==> flow/design.v <==
module clkdivider( input PCLK, input PRESERN, output wire newclk, output wire rise );
reg[1:0] counter;
always@(posedge PCLK)
begin
    if(!PRESERN)
        counter <= 2'd0;
    else
        counter <= counter + 1;
end
assign newclk = counter[1];
assign rise = (counter == 2'b01);
endmodule
module clkdivider_vgaFlash(input PCLK, input PRESERN, output wire newclk, output wire rise );
reg[19:0] counter;
always@(posedge PCLK)
begin
    if(!PRESERN)
        counter <= 20'd0;
    else
        counter <= counter + 1;
end
assign newclk = counter[19];
assign rise = (counter == 20'h7FFFF);
endmodule
module halfclk( input PCLK, input PRESERN, input en, output wire newclk, output wire rise );
reg counter;
always@(posedge PCLK)
begin
    if(!PRESERN)
        counter <= 1'b0;
    else if(en)
        counter <= counter + 1;
end
assign newclk = counter;
assign rise = en & ~counter;
endmodule
module vgacontrol(  
input PCLK, 				 
input PRESERN, 				 
input PSEL, 				 
input PENABLE, 				 
output wire PREADY, 		 
output wire PSLVERR,		 
input PWRITE,				 
input [31:0] PADDR,			 
input wire [31:0] PWDATA,	 
output reg [31:0] PRDATA,	 
output HS, 
output VS, 
output reg vga_R,
output reg vga_G,
output reg vga_B,
input SW,
input SW2,
input SW3
);
assign PSLVERR = 0;
assign PREADY = 1;
reg [31:0] player1;
reg [31:0] player2;
reg [31:0] whichplayer;
reg [31:0] winner;
wire player1_score;
wire player2_score;
wire p1_p;
wire p2_p;
wire p_u;
wire win_out;
wire pwin_out1;
wire pwin_out2;
wire player1_write = (PSEL & PENABLE & PWRITE & (PADDR[11:0] == 12'h104));
wire player2_write = (PSEL & PENABLE & PWRITE & (PADDR[11:0] == 12'h108));
wire whichplayer_write = (PSEL & PENABLE & PWRITE & (PADDR[11:0] == 12'h114));
wire winner_write = (PSEL & PENABLE & PWRITE & (PADDR[11:0] == 12'h118));
wire SWDebounce;
wire SWDebounce2;
wire SWDebounce3;
wire pwin1_out;
wire pwin2_out;
wire quarterclk, quarter_rise;
wire flashclk, flash_rise, half_flash, half_rise, quarter_flash, quarter_flash_rise;
Button_Debouncer db1(PCLK, PRESERN, SW, SWDebounce);
Button_Debouncer db2(PCLK, PRESERN, SW2, SWDebounce2);
Button_Debouncer db3(PCLK, PRESERN, SW3, SWDebounce3);
always @(posedge PCLK) 		 
begin
    if(!PRESERN)
        PRDATA <= 32'd0;
    else if(PADDR[11:0] == 12'h100)
    begin
        PRDATA[31:1] <= 31'h00000000;				 
        PRDATA[0] <= SWDebounce; 	 
    end
    else if(PADDR[11:0] == 12'h104)
    begin				
        PRDATA <= player1;
    end
    else if(PADDR[11:0] == 12'h108)
    begin				
        PRDATA <= player2;
    end
    else if(PADDR[11:0] == 12'h10C)
    begin
        PRDATA[31:1] <= 31'h00000000;				 
        PRDATA[0] <= SWDebounce2; 
    end
    else if(PADDR[11:0] == 12'h114)
    begin				 
        PRDATA <= whichplayer; 
    end
    else if(PADDR[11:0] == 12'h118)
    begin
        PRDATA[31:1] <= 31'h00000000;				 
        PRDATA[0] <= SWDebounce3; 
    end
end
always @(posedge PCLK) 		 
begin
	if(!PRESERN)
    begin
        player1 <= 32'd0;
        player2 <= 32'd0;
        whichplayer <= 32'd0;
        winner <= 32'd0;
    end
    else if(player1_write)
        player1 <= PWDATA;
	else if(player2_write)
        player2 <= PWDATA;
    else if(whichplayer_write)
        whichplayer <= PWDATA;
    else if(winner_write)
        winner <= PWDATA;
end
wire inDisplayArea;
wire [9:0] CounterX;
wire [8:0] CounterY;
hvsync_generator syncgen(.clk(PCLK), .rst(PRESERN), .en(quarter_rise), .vga_h_sync(HS), .vga_v_sync(VS), 
                            .inDisplayArea(inDisplayArea), .CounterX(CounterX), .CounterY(CounterY));
wire border = (CounterX[9:3]==0) || (CounterX[9:3]==79) || (CounterY[8:3]==0) || (CounterY[8:3]==60) || (CounterX[9:3]==40) || (CounterX[9:3]==39);
scoreDraw sd1(player1, player1_score, 32'd16, 32'd22, CounterX, CounterY, 8'd1);
scoreDraw sd2(player2, player2_score, 32'd56, 32'd22, CounterX, CounterY, 8'd1);
pscoreDraw ps1(CounterX, CounterY, 2, 2, 0, p1_p);
pscoreDraw ps2(CounterX, CounterY, 42, 2, 1, p2_p);
whichDraw wd(CounterX, CounterY, whichplayer, p_u);
pwinDraw pw1(PCLK, CounterX, CounterY, 22, 2, 1, pwin1_out);
pwinDraw pw2(PCLK, CounterX, CounterY, 22, 2, 2, pwin2_out);
winnerDraw wn(PCLK, PRESERN, flash_rise, CounterX, CounterY, 10, 40, win_out);
wire R = (winner>0) ? (win_out | ((winner == 1) ? (pwin1_out  | (~win_out&~pwin1_out&flashclk)) : (~win_out&~pwin2_out&flashclk))) : (border | player1_score | player2_score | p1_p);
wire G = (winner>0) ? (win_out | ((winner == 1) ? (~win_out&~pwin1_out&half_flash) : (~win_out&~pwin2_out&half_flash))) : (border | player1_score | player2_score | p_u);
wire B = (winner>0) ? (win_out | ((winner == 2) ? (pwin2_out  | (~win_out&~pwin2_out&quarter_flash)) : (~win_out&~pwin1_out&quarter_flash))) : (border | player1_score | player2_score | p2_p);
clkdivider cd(PCLK, PRESERN, quarterclk, quarter_rise);
clkdivider_vgaFlash cdf(PCLK, PRESERN, flashclk, flash_rise);
halfclk hc1(PCLK, PRESERN, flash_rise, half_flash, half_rise);
halfclk hc2(PCLK, PRESERN, half_rise, quarter_flash, quarter_flash_rise);
always @(posedge PCLK)
begin
  if(!PRESERN)
  begin
    vga_R <= 1'b0;
    vga_G <= 1'b0;
    vga_B <= 1'b0;
  end
  else if(quarter_rise)
  begin
    vga_R <= R & inDisplayArea;
    vga_G <= G & inDisplayArea;
    vga_B <= B & inDisplayArea;
  end
end
endmodule
module hvsync_generator(clk, rst, en, vga_h_sync, vga_v_sync, inDisplayArea, CounterX, CounterY);
input clk;
input rst;
input en;
output vga_h_sync, vga_v_sync;
output inDisplayArea;
output [9:0] CounterX;
output [8:0] CounterY;
reg [9:0] CounterX;
reg [8:0] CounterY;
wire CounterXmaxed = (CounterX==10'h2FF);
always @(posedge clk)
if(!rst)
	CounterX <= 0;
else if(en)
begin
if(CounterXmaxed)
	CounterX <= 0;
else
	CounterX <= CounterX + 1;
end
always @(posedge clk)
if(!rst)
	CounterY <= 0;
else if(en)
begin
if(CounterXmaxed) CounterY <= CounterY + 1;
end
reg	vga_HS, vga_VS;
always @(posedge clk)
if(!rst)
begin
	vga_HS <= 1'b0;
	vga_VS <= 1'b0;
end
else if(en)
begin
	vga_HS <= (CounterX[9:4]==6'h2D);  
	vga_VS <= (CounterY==500);  
end
reg inDisplayArea;
always @(posedge clk)
if(!rst)
	inDisplayArea <= 1'b0;
else if(en)
begin
if(inDisplayArea==0)
	inDisplayArea <= (CounterXmaxed) && (CounterY<480);
else
	inDisplayArea <= !(CounterX==639);
end
assign vga_h_sync = ~vga_HS;
assign vga_v_sync = ~vga_VS;
endmodule
module Button_Debouncer(
input clk,
input rst,  
input PB_in,  
output reg PB_out  
);
    reg [15:0] PB_cnt;  
    reg [1:0] sync;  
    always @(posedge clk)
        sync[1:0] <= {sync[0],~PB_in};
    wire PB_idle = (PB_out==sync[1]);  
    wire PB_cnt_max = &PB_cnt;  
    always @(posedge clk) 
    begin
        if(!rst)
        begin
            PB_cnt <= 16'd0;
            PB_out <= 1'b0;
        end
        else if(PB_idle)
            PB_cnt<= 16'd0;  
        else 
        begin
            PB_cnt<= PB_cnt + 16'd1;  
            if(PB_cnt_max)
            PB_out<= ~PB_out;  
        end
    end
endmodule
module draw(input [31:0]CounterX, input [31:0]CounterY, input [31:0]leftx, input [31:0]rightx, input [31:0]topy, input [31:0]boty, output box);  
    assign box = (((CounterX[9:3]>=leftx) && (CounterX[9:3]<(rightx))) && ((CounterY[8:3]>=topy) && (CounterY[8:3]<(boty))));
endmodule
module numbershift(input [31:0]number, output reg player_shift, input [31:0]x, input [31:0]y, input [31:0]CounterX, input [31:0]CounterY, input [7:0]scale);
    parameter S = 5; parameter C = 16; parameter O = 0; parameter R = 17; parameter E = 18; parameter P = 19; parameter Wl = 20; parameter Wr = 21; parameter N = 22;
    wire box1,box2,box3,box4,box5,box6,box7;    
    draw d1(CounterX, CounterY, x, x+(4 << scale), y, y+(1<<scale), box1);  
    draw d2(CounterX, CounterY, x, x+(4 << scale), y+(8 << scale), y+(8 << scale) + (1 << scale), box2);  
    draw d3(CounterX, CounterY, x, x+(1<<scale), y, y+(4 << scale) + (1 << scale), box3);  
    draw d4(CounterX, CounterY, x, x+(1<<scale), y+(4 << scale), y+(8 << scale) + (1 << scale), box4);  
    draw d5(CounterX, CounterY, x+(4 << scale) - (1 << scale), x+(4 << scale), y, y+(4 << scale) + (1 << scale), box5);  
    draw d6(CounterX, CounterY, x+(4 << scale) - (1 << scale), x+(4 << scale), y+(4 << scale), y+(8 << scale) + (1 << scale), box6);  
    draw d7(CounterX, CounterY, x, x+(4 << scale), y+(4 << scale), y+(4 << scale) + (1 << scale), box7);  
    always @*
    begin
        if(number == 32'd0)
            player_shift = box1 | box2 | box3 | box4 | box5 | box6;
        else if(number == 32'd1)
            player_shift = box3 | box4;
         else if(number == 32'd2)
            player_shift = box1 | box5 | box7 | box4 | box2;
         else if(number == 32'd3)
            player_shift = box1 | box5 | box7 | box6 | box2;
         else if(number == 32'd4)
            player_shift = box3 | box5 | box6 | box7;
         else if(number == 32'd5)
            player_shift = box1 | box2 | box3 | box6 | box7;        
         else if(number == 32'd6)
            player_shift = box1 | box2 | box3 | box4 | box6 | box7;        
         else if(number == 32'd7)
            player_shift = box1 | box5 | box6;        
         else if(number == 32'd8)
            player_shift = box1 | box2 | box3 | box4 | box5 | box6 | box7;        
         else if(number == 32'd9)
            player_shift = box1 | box3 | box5 | box6 | box7;
         else if(number == 32'd16)
            player_shift = box1 | box2 | box3 | box4;
         else if(number == 32'd17)
            player_shift = box1 | box3 | box4;
         else if(number == 32'd18)
            player_shift = box1 | box2 | box3 | box4 | box7;  
         else if(number == 32'd19)
            player_shift = box1 | box3 | box4 | box5 | box7;
         else if(number == 32'd20)
            player_shift = box2 | box3 | box4 | box6;
         else if(number == 32'd21)
            player_shift = box2 | box5 | box6;         
         else if(number == 32'd22)
            player_shift = box1 | box3 | box4 | box5 | box6;
         else
            player_shift = 0;
    end
endmodule
module scoreDraw(input [31:0]number, output reg player_shift, input [31:0]x, input [31:0]y, input [31:0]CounterX, input [31:0]CounterY, input [7:0]scale);
    wire player_shift1, player_shift2, player_shift3;
    numbershift n1(number, player_shift1, x, y, CounterX, CounterY, scale);
    numbershift n2(32'd1, player_shift2, x-5, y, CounterX, CounterY, scale);
    numbershift n3(number-10, player_shift3, x+5, y, CounterX, CounterY, scale);
    always @*
    begin
        if(number < 10 || number >15)
            player_shift = player_shift1;
        else
            player_shift = player_shift2 | player_shift3;
    end
endmodule
module pscoreDraw(input [31:0]CounterX, input [31:0]CounterY, input [31:0]x, input [31:0]y, input player, output player_shift);
    parameter spacing = 5;
    wire p, one_two, s, c, o, r, e;
    numbershift ns1(19, p, x, y, CounterX, CounterY, 0);  
    numbershift ns2(player+1, one_two, x+5, y, CounterX, CounterY, 0);  
    numbershift ns3(5, s, x+12, y, CounterX, CounterY, 0);  
    numbershift ns4(16, c, x+17, y, CounterX, CounterY, 0);  
    numbershift ns5(0, o, x+22, y, CounterX, CounterY, 0);  
    numbershift ns6(17, r, x+27, y, CounterX, CounterY, 0);  
    numbershift ns7(18, e, x+32, y, CounterX, CounterY, 0);  
    assign player_shift = p | one_two | s | c | o | r | e;
endmodule
module winnerDraw(input clk, input rst, input en, input [31:0]CounterX, input [31:0]CounterY, input [31:0]x, input [31:0]y, output win_out);
    wire w1, w2, i, n1, n2, e, r;
    reg tiny;
    always@(posedge clk)
    begin
        if(!rst)
            tiny <= 1'b0;
        else if(en)
            tiny <= ~tiny;
    end
    numbershift ns1(20, w1, x, y, CounterX, CounterY, 1);  
    numbershift ns2(21, w2, x+7, y, CounterX, CounterY, 1);  
    numbershift ns3(1, i, x+20, y, CounterX, CounterY, 1);  
    numbershift ns4(22, n1, x+26, y, CounterX, CounterY, 1);  
    numbershift ns5(22, n2, x+36, y, CounterX, CounterY, 1);  
    numbershift ns6(18, e, x+46, y, CounterX, CounterY, 1);  
    numbershift ns7(17, r, x+56, y, CounterX, CounterY, 1);  
    assign win_out = (w1 | w2 | i | n1 | n2 | e | r) & tiny;
endmodule
module pwinDraw(input clk, input [31:0]CounterX, input [31:0]CounterY, input [31:0]x, input [31:0]y, input [31:0]winner, output pwin_out);
    parameter spacing = 5;
    wire p, num;
    numbershift ns1(19, p, x, y, CounterX, CounterY, 2);  
    numbershift ns2(winner, num, x+24, y, CounterX, CounterY, 2);  
    assign pwin_out = (p | num);
endmodule
module whichDraw(input [31:0]CounterX, input [31:0]CounterY, input [31:0]player, output underline);
    wire box1, box2;
    draw d1(CounterX, CounterY, 2, 38, 12, 13, box1);
    draw d2(CounterX, CounterY, 43, 78, 12, 13, box2);
    assign underline = (player[0]) ? box2: box1;
endmodule
Tool chain data of vgacontrol

Each step is given for the RTL above and for the edited RTL.
"unedited" refers to lines of the RTL above, "edited" to lines of the edited file.
"difference": "edited" minus "unedited" as printed here.
Operators carry their Yosys type and port widths (W data, S select, Z words).
Library cell names are shortened.
A cell with n/a has no value.

Design top: vgacontrol
Clock: PCLK
Standard-cell library: sky130hd
Timing corner: tt_025C_1v80

Diff

Unified diff, file above to edited file.
The edit is scripted: it alters the design's behaviour and was not made to optimise anything.

```diff
@@ -138,5 +138,5 @@
 hvsync_generator syncgen(.clk(PCLK), .rst(PRESERN), .en(quarter_rise), .vga_h_sync(HS), .vga_v_sync(VS), 
                             .inDisplayArea(inDisplayArea), .CounterX(CounterX), .CounterY(CounterY));
-wire border = (CounterX[9:3]==0) || (CounterX[9:3]==79) || (CounterY[8:3]==0) || (CounterY[8:3]==60) || (CounterX[9:3]==40) || (CounterX[9:3]==39);
+wire border = (CounterX[9:3]==0) || (CounterX[9:3]==79) || (CounterY[8:3]==0) || (CounterY[8:3]==60) || (CounterX[9:3]==40) || (CounterX[9:3]>=39);
 scoreDraw sd1(player1, player1_score, 32'd16, 32'd22, CounterX, CounterY, 8'd1);
 scoreDraw sd2(player2, player2_score, 32'd56, 32'd22, CounterX, CounterY, 8'd1);
```

Word level

Yosys after proc, flatten, opt, wreduce and memory -nomap, before mapping. Memory bits, and registers merged into a memory's read port (data or address), are not among the register bits. Print and check cells are not counted. Equal cells are merged and count once.

Operators by class:

| element                          | unedited | edited | difference |
| $mul                             | 0        | 0      | 0 |
| multiplexer cells                | 90       | 90     | 0 |
| equality and inequality tests    | 85       | 84     | -1 |
| order comparisons                | 110      | 111    | +1 |
| shift operators                  | 0        | 0      | 0 |
| div/mod/pow operators            | 0        | 0      | 0 |
| add/subtract/negate cells        | 11       | 11     | 0 |
| reductions and logical operators | 252      | 252    | 0 |
| bitwise logic cells              | 291      | 291    | 0 |

Operators by type and width:

| cell                    | unedited | edited | difference |
| $ge A7 B6 Y1 const B    | 17       | 18     | +1 |
| $eq A7 B6 Y1 const B    | 2        | 1      | -1 |
| $or A1 B1 Y1            | 252      | 252    | 0 |
| $logic_and A1 B1 Y1     | 225      | 225    | 0 |
| $mux W1                 | 84       | 84     | 0 |
| $eq A32 B5 Y1 const B   | 28       | 28     | 0 |
| $not A1 Y1              | 20       | 20     | 0 |
| $and A1 B1 Y1           | 19       | 19     | 0 |
| $lt A7 B6 Y1 const B    | 17       | 17     | 0 |
| $eq A32 B3 Y1 const B   | 16       | 16     | 0 |
| $ge A7 B5 Y1 const B    | 10       | 10     | 0 |
| $eq A32 B2 Y1 const B   | 9        | 9      | 0 |
| $lt A7 B5 Y1 const B    | 9        | 9      | 0 |
| $lt A7 B7 Y1 const B    | 9        | 9      | 0 |
| $eq A32 B4 Y1 const B   | 8        | 8      | 0 |
| $logic_or A1 B1 Y1      | 7        | 7      | 0 |
| $eq A12 B9 Y1 const B   | 6        | 6      | 0 |
| $lt A6 B6 Y1 const B    | 6        | 6      | 0 |
| $eq A32 B1 Y1 const B   | 5        | 5      | 0 |
| $ge A6 B6 Y1 const B    | 5        | 5      | 0 |
| $ge A7 B7 Y1 const B    | 5        | 5      | 0 |
| $mux W31                | 5        | 5      | 0 |
| $logic_not A32 Y1       | 4        | 4      | 0 |
| $lt A7 B4 Y1 const B    | 4        | 4      | 0 |
| $reduce_or A2 Y1        | 4        | 4      | 0 |
| $add A16 B1 Y16 const B | 3        | 3      | 0 |
| $eq A1 B1 Y1            | 3        | 3      | 0 |
| $ge A6 B5 Y1 const B    | 3        | 3      | 0 |

The list need not be complete.

Storage and ports:

| element                         | unedited | edited | difference |
| memory bits (read-only)         | 0        | 0      | 0 |
| word-level cells                | 867      | 867    | 0 |
| RAM bits                        | 0        | 0      | 0 |
| memories kept                   | 0        | 0      | 0 |
| latch bits                      | 0        | 0      | 0 |
| flip-flop bits (word level)     | 267      | 267    | 0 |
| clocked read ports x word width | 0        | 0      | 0 |

Logic depth

Yosys ltp: most cells in a row. Word level: on the elaborated netlist, between registers, memories and ports. Mapped: between sequential cells and ports; inverters and the memories' decode and read muxes count.

Logic depth:

| element                       | unedited | edited | difference |
| depth in word-level cells     | 31       | 31     | 0 |
| ABC_AREA                      | 0        | 0      | n/a |
| gate-level depth with buffers | 13       | 13     | 0 |
| gate-level depth less buffers | 11       | 11     | 0 |

After synthesis

The flow's flattened synthesis, as Yosys stat reports it; memories are mapped. The netlist is that of the ABC_AREA named above (0 if unset); the other value can give another one.

Mapped netlist:

| element                 | unedited | edited  | difference |
| mapped flip-flops       | 267      | 267     | 0 |
| buffer cells            | 135      | 118     | -17 |
| chip area (Yosys) (µm²) | 14443.9  | 13055.0 | -1388.9 |
| cells in the netlist    | 1869     | 1692    | -177 |
| sequential area (µm²)   | 5345.1   | 5345.1  | 0.0 |

Cell types:

| cell     | unedited | edited | difference |
| a21boi_0 | 134      | 1      | -133 |
| a21oi_1  | 87       | 209    | +122 |
| a22oi_1  | 1        | 66     | +65 |
| nand2_1  | 389      | 347    | -42 |
| a222oi_1 | 31       | 0      | -31 |
| nor2_1   | 124      | 150    | +26 |
| and2_1   | 29       | 8      | -21 |
| nor3_1   | 47       | 31     | -16 |
| nor4_1   | 35       | 19     | -16 |
| nand4_1  | 35       | 20     | -15 |
| nor2b_1  | 30       | 15     | -15 |
| clkbuf_1 | 112      | 98     | -14 |
| nand3_1  | 53       | 39     | -14 |
| xor2_1   | 40       | 53     | +13 |
| inv_1    | 29       | 19     | -10 |
| o21a_1   | 10       | 1      | -9 |
| or3_1    | 21       | 13     | -8 |
| a211oi_1 | 16       | 8      | -8 |

The list need not be complete.
The figures by module come from a second, unflattened synthesis with its own total; it is not the netlist above.

Unflattened totals:

| element                            | unedited | edited   | difference |
| cells (unflattened synthesis)      | 80398    | 80256    | -142 |
| area (unflattened synthesis) (µm²) | 579482.0 | 575512.0 | -3970.0 |

Each row is one instance without its submodules.

By module, unedited:

| module              | seq. area (µm²) | area (µm²) | cells | times used |
| numbershift         | 0.0             | 12096.6    | 1670  | 31 |
| draw                | 0.0             | 813.3      | 115   | 219 |
| (name not given)    | 0.0             | 3409.5     | 474   | 2 |
| vgacontrol          | 3263.1          | 6461.2     | 768   | 1 |
| (name not given)    | 0.0             | 1924.3     | 292   | 2 |
| winnerDraw          | 20.0            | 3577.2     | 491   | 1 |
| Button_Debouncer    | 380.4           | 812.0      | 83    | 3 |
| pwinDraw            | 0.0             | 554.3      | 81    | 2 |
| hvsync_generator    | 440.4           | 1059.8     | 123   | 1 |
| clkdivider_vgaFlash | 400.4           | 867.1      | 101   | 1 |
| halfclk             | 20.0            | 47.5       | 4     | 2 |
| clkdivider          | 40.0            | 83.8       | 6     | 1 |
| whichDraw           | 0.0             | 22.5       | 3     | 1 |

By module, edited:

| module              | seq. area (µm²) | area (µm²) | cells | times used |
| numbershift         | 0.0             | 11954.0    | 1666  | 31 |
| draw                | 0.0             | 813.3      | 115   | 219 |
| vgacontrol          | 3263.1          | 6912.9     | 750   | 1 |
| (name not given)    | 0.0             | 3409.5     | 474   | 2 |
| (name not given)    | 0.0             | 1924.3     | 292   | 2 |
| winnerDraw          | 20.0            | 3577.2     | 491   | 1 |
| Button_Debouncer    | 380.4           | 812.0      | 83    | 3 |
| pwinDraw            | 0.0             | 554.3      | 81    | 2 |
| hvsync_generator    | 440.4           | 1059.8     | 123   | 1 |
| clkdivider_vgaFlash | 400.4           | 867.1      | 101   | 1 |
| halfclk             | 20.0            | 47.5       | 4     | 2 |
| clkdivider          | 40.0            | 83.8       | 6     | 1 |
| whichDraw           | 0.0             | 22.5       | 3     | 1 |

Path before layout

Path of least setup slack by OpenSTA after synthesis, without wires, with an ideal clock, recovery checks aside; 20% of the period is set as input and as output delay. Where synthesis merged equal registers, the netlist keeps one of their names.

Timing path post-synthesis:

| element                           | unedited            | edited               | difference |
| path type                         | input to register   | input to register    | n/a |
| from                              | input PADDR[1]      | input PADDR[9]       | n/a |
| to                                | register player1[0] | register player2[10] | n/a |
| external input delay (ns)         | 2.000               | 2.000                | 0.000 |
| path delay (ns)                   | 1.793               | 1.965                | +0.172 |
| data required time (ns)           | 9.878               | 9.930                | +0.052 |
| stages                            | 9                   | 9                    | 0 |
| slack (ns)                        | 6.206               | 6.035                | -0.171 |
| data arrival time (ns)            | 3.671               | 3.895                | +0.224 |
| setup time (ns)                   | 0.122               | 0.070                | -0.052 |
| launch time at the first pin (ns) | 2.000               | 2.000                | 0.000 |
| clock period (ns)                 | 10.0                | 10.0                 | 0.0 |
| synthesis period reached (ns)     | 3.794               | 3.965                | +0.171 |

"path delay" is the arrival time less input delay plus setup time.
"stages" counts driving pins, that of a launching flip-flop among them; a cell with two outputs on the path counts twice.
"synthesis period reached" = period - worst setup slack (recovery checks aside). The figure is calculated, with input and output delays left at 20% of the set period.
Between the ends stands the longest chain of elaborated cells between them, by number of cells; it is not shown to be the way that was timed. Of several equally long chains one is given.
Each line given opens the expression or statement behind the cell; cells for indexed reads and writes are added by Yosys, which also makes memories of some case tables.

On the way, post-synthesis, unedited:
Cell sequence: nor4_1 > and3_1 > nand2_1 > or3_1 > or2_2 > clkbuf_1 > clkbuf_1 > nand2_1 > a21boi_0
Length of the longest elaborated chain: 2

Ends and longest elaborated chain, post-synthesis, unedited:

| element       | RTL line | source |
| from (decl)   | 45       | `input [31:0] PADDR,` |
| $eq A12 B9 Y1 | 71       | `wire player1_write = (PSEL & PENABLE & PWRITE & (PADDR[11:0] == 12'h104));` |
| $and A1 B1 Y1 | 71       |  |
| to (assign)   | 121      | `player1 <= 32'd0;` |
| to (assign)   | 127      | `player1 <= PWDATA;` |
| to (decl)     | 59       | `reg [31:0] player1;` |

On the way, post-synthesis, edited:
Cell sequence: nor4b_1 > nand2_1 > nor4_1 > nand2b_1 > clkbuf_1 > nor4_1 > clkbuf_1 > nand2_1 > a21oi_1
Length of the longest elaborated chain: 4

Ends and longest elaborated chain, post-synthesis, edited:

| element           | RTL line | source |
| from (decl)       | 45       | `input [31:0] PADDR,` |
| $eq A12 B9 Y1     | 71       | `wire player1_write = (PSEL & PENABLE & PWRITE & (PADDR[11:0] == 12'h104));` |
| $and A1 B1 Y1     | 71       |  |
| $not A1 Y1        | n/a      |  |
| $reduce_and A2 Y1 | n/a      |  |
| to (assign)       | 122      | `player2 <= 32'd0;` |
| to (assign)       | 129      | `player2 <= PWDATA;` |
| to (decl)         | 60       | `reg [31:0] player2;` |

Timing after layout

From the final timing report of the runs of pair 1: the path of least setup slack in the routed layout; clock arrival at registers is part of the times.

Timing path after layout:

| element                           | unedited                     | edited                  | difference |
| path type                         | register to register         | input to register       | n/a |
| from                              | register syncgen.CounterY[7] | input PADDR[9]          | n/a |
| to                                | register vga_G               | register whichplayer[9] | n/a |
| launch time at the first pin (ns) | 0.55                         | 2.00                    | +1.45 |
| data required time (ns)           | 10.47                        | 10.47                   | 0.00 |
| setup time (ns)                   | 0.08                         | 0.08                    | 0.00 |
| slack (ns)                        | 5.70                         | 4.90                    | -0.80 |
| stages                            | 10                           | 12                      | +2 |
| external input delay (ns)         | n/a                          | 2.00                    | n/a |
| clock period (ns)                 | 10.0                         | 10.0                    | 0.0 |
| data arrival time (ns)            | 4.77                         | 5.57                    | +0.80 |

Between the ends stands the longest chain of elaborated cells between them, by number of cells; it is not shown to be the way that was timed. Of several equally long chains one is given.

On the way, after layout, unedited:
Cell sequence: dfxtp_1 > nor2b_1 > o21ai_0 > a211oi_1 > nor3_1 > or4b_1 > a21oi_1 > a41oi_1 > and4_1 > o22ai_1
Length of the longest elaborated chain: 31

Ends and longest elaborated chain, after layout, unedited:

| element                | RTL line | source |
| from (decl)            | 179      | `output [8:0] CounterY;` |
| from (assign)          | 195      | `CounterY <= 0;` |
| from (assign)          | 198      | `if(CounterXmaxed) CounterY <= CounterY + 1;` |
| $ge A6 B5 Y1           | 256      | `assign box = (((CounterX[9:3]>=leftx) && (CounterX[9:3]<(rightx))) && ((CounterY[8:3]>=topy) && (CounterY[8:3] ...` |
| $logic_and A1 B1 Y1 x2 | 256      |  |
| $or A1 B1 Y1 x4        | 303      | `player_shift = box1 \| box3 \| box4 \| box5 \| box6;` |
| $mux W1                | 302      | `else if(number == 32'd22)` |
| $mux W1                | 300      | `else if(number == 32'd21)` |
| $mux W1                | 298      | `else if(number == 32'd20)` |
| $mux W1                | 296      | `else if(number == 32'd19)` |
| (+11 left out)         | n/a      |  |
| $mux W1                | 272      | `else if(number == 32'd1)` |
| $mux W1                | 270      | `if(number == 32'd0)` |
| $or A1 B1 Y1           | 318      | `player_shift = player_shift2 \| player_shift3;` |
| $mux W1                | 315      | `if(number < 10 \|\| number >15)` |
| $or A1 B1 Y1 x3        | 150      | `wire G = (winner>0) ? (win_out \| ((winner == 1) ? (~win_out&~pwin1_out&half_flash) : (~win_out&~pwin2_out&half ...` |
| $mux W1                | 150      |  |
| $and A1 B1 Y1          | 167      | `vga_G <= G & inDisplayArea;` |
| to (assign)            | 161      | `vga_G <= 1'b0;` |
| to (assign)            | 167      |  |
| to (decl)              | 51       | `output reg vga_G,` |

On the way, after layout, edited:
Cell sequence: clkdlybuf4s50_1 > nor4b_1 > nand2_1 > nor4_1 > nand2b_1 > nor2_2 > buf_4 > nor2_1 > nand2_1 > buf_4 > nand2_1 > a21oi_1
Length of the longest elaborated chain: 4

Ends and longest elaborated chain, after layout, edited:

| element           | RTL line | source |
| from (decl)       | 45       | `input [31:0] PADDR,` |
| $eq A12 B9 Y1     | 72       | `wire player2_write = (PSEL & PENABLE & PWRITE & (PADDR[11:0] == 12'h108));` |
| $and A1 B1 Y1     | 72       |  |
| $not A1 Y1        | n/a      |  |
| $reduce_and A3 Y1 | n/a      |  |
| to (assign)       | 123      | `whichplayer <= 32'd0;` |
| to (assign)       | 131      | `whichplayer <= PWDATA;` |
| to (decl)         | 61       | `reg [31:0] whichplayer;` |

Flow runs

Both versions went through the flow (Yosys, OpenROAD) with the same settings in each pair. Constraints: input delay and output delay 20% of the set period each, output load 0.01 pF.

Flow settings, pair 1:
CORE_UTILIZATION: 40
PLACE_DENSITY: 0.6
period_ns: 10.0
CAP_MARGIN: 20
CORE_MARGIN: 2
SLEW_MARGIN: 20

Results, pair 1:

| element                                | unedited | edited  | difference |
| standard-cell area after routing (µm²) | 16627.2  | 15245.9 | -1381.3 |
| power consumption (µW)                 | 2284     | 2218    | -66 |
| achieved period (ns)                   | 4.300    | 5.100   | +0.800 |
| area of the synthesized netlist (µm²)  | 14443.9  | 13055.0 | -1388.9 |
| sum of negative setup slack (ns)       | 0.000    | 0.000   | 0.000 |
| full die area (µm²)                    | 37645.7  | 34099.3 | -3546.4 |
| worst hold slack (ns)                  | 0.327    | 0.329   | +0.002 |
| worst setup slack after layout (ns)    | 5.700    | 4.900   | -0.800 |
| utilization after layout               | 0.467    | 0.471   | +0.004 |

Flow settings, pair 2:
ABC_AREA: 1
CELL_PAD_IN_SITES_DETAIL_PLACEMENT: 2
CORE_UTILIZATION: 37
CTS_CLUSTER_DIAMETER: 137
CTS_CLUSTER_SIZE: 20
GPL_TIMING_DRIVEN: 1
MAX_ROUTING_LAYER: met5
PLACE_DENSITY_LB_ADDON: 0.21
SETUP_SLACK_MARGIN: 0.45
TNS_END_PERCENT: 35
period_ns: 6.94
CAP_MARGIN: 20
CORE_MARGIN: 2
SLEW_MARGIN: 20

Results, pair 2:

| element                                | unedited | edited  | difference |
| standard-cell area after routing (µm²) | 17357.9  | 15817.7 | -1540.2 |
| power consumption (µW)                 | 2708     | 2730    | +22 |
| achieved period (ns)                   | 4.990    | 4.781   | -0.209 |
| area of the synthesized netlist (µm²)  | 15487.4  | 13999.7 | -1487.7 |
| sum of negative setup slack (ns)       | 0.000    | 0.000   | 0.000 |
| full die area (µm²)                    | 43509.8  | 39408.2 | -4101.6 |
| worst hold slack (ns)                  | 0.348    | 0.347   | -0.001 |
| worst setup slack after layout (ns)    | 1.950    | 2.159   | +0.209 |
| utilization after layout               | 0.422    | 0.422   | 0.000 |

By "achieved period" is meant the clock period of the run minus its worst setup slack. This is arithmetic on one report: input and output delays are still those of the set period (20% each).
"power consumption" is the tool's figure for a default switching activity; nothing was simulated.
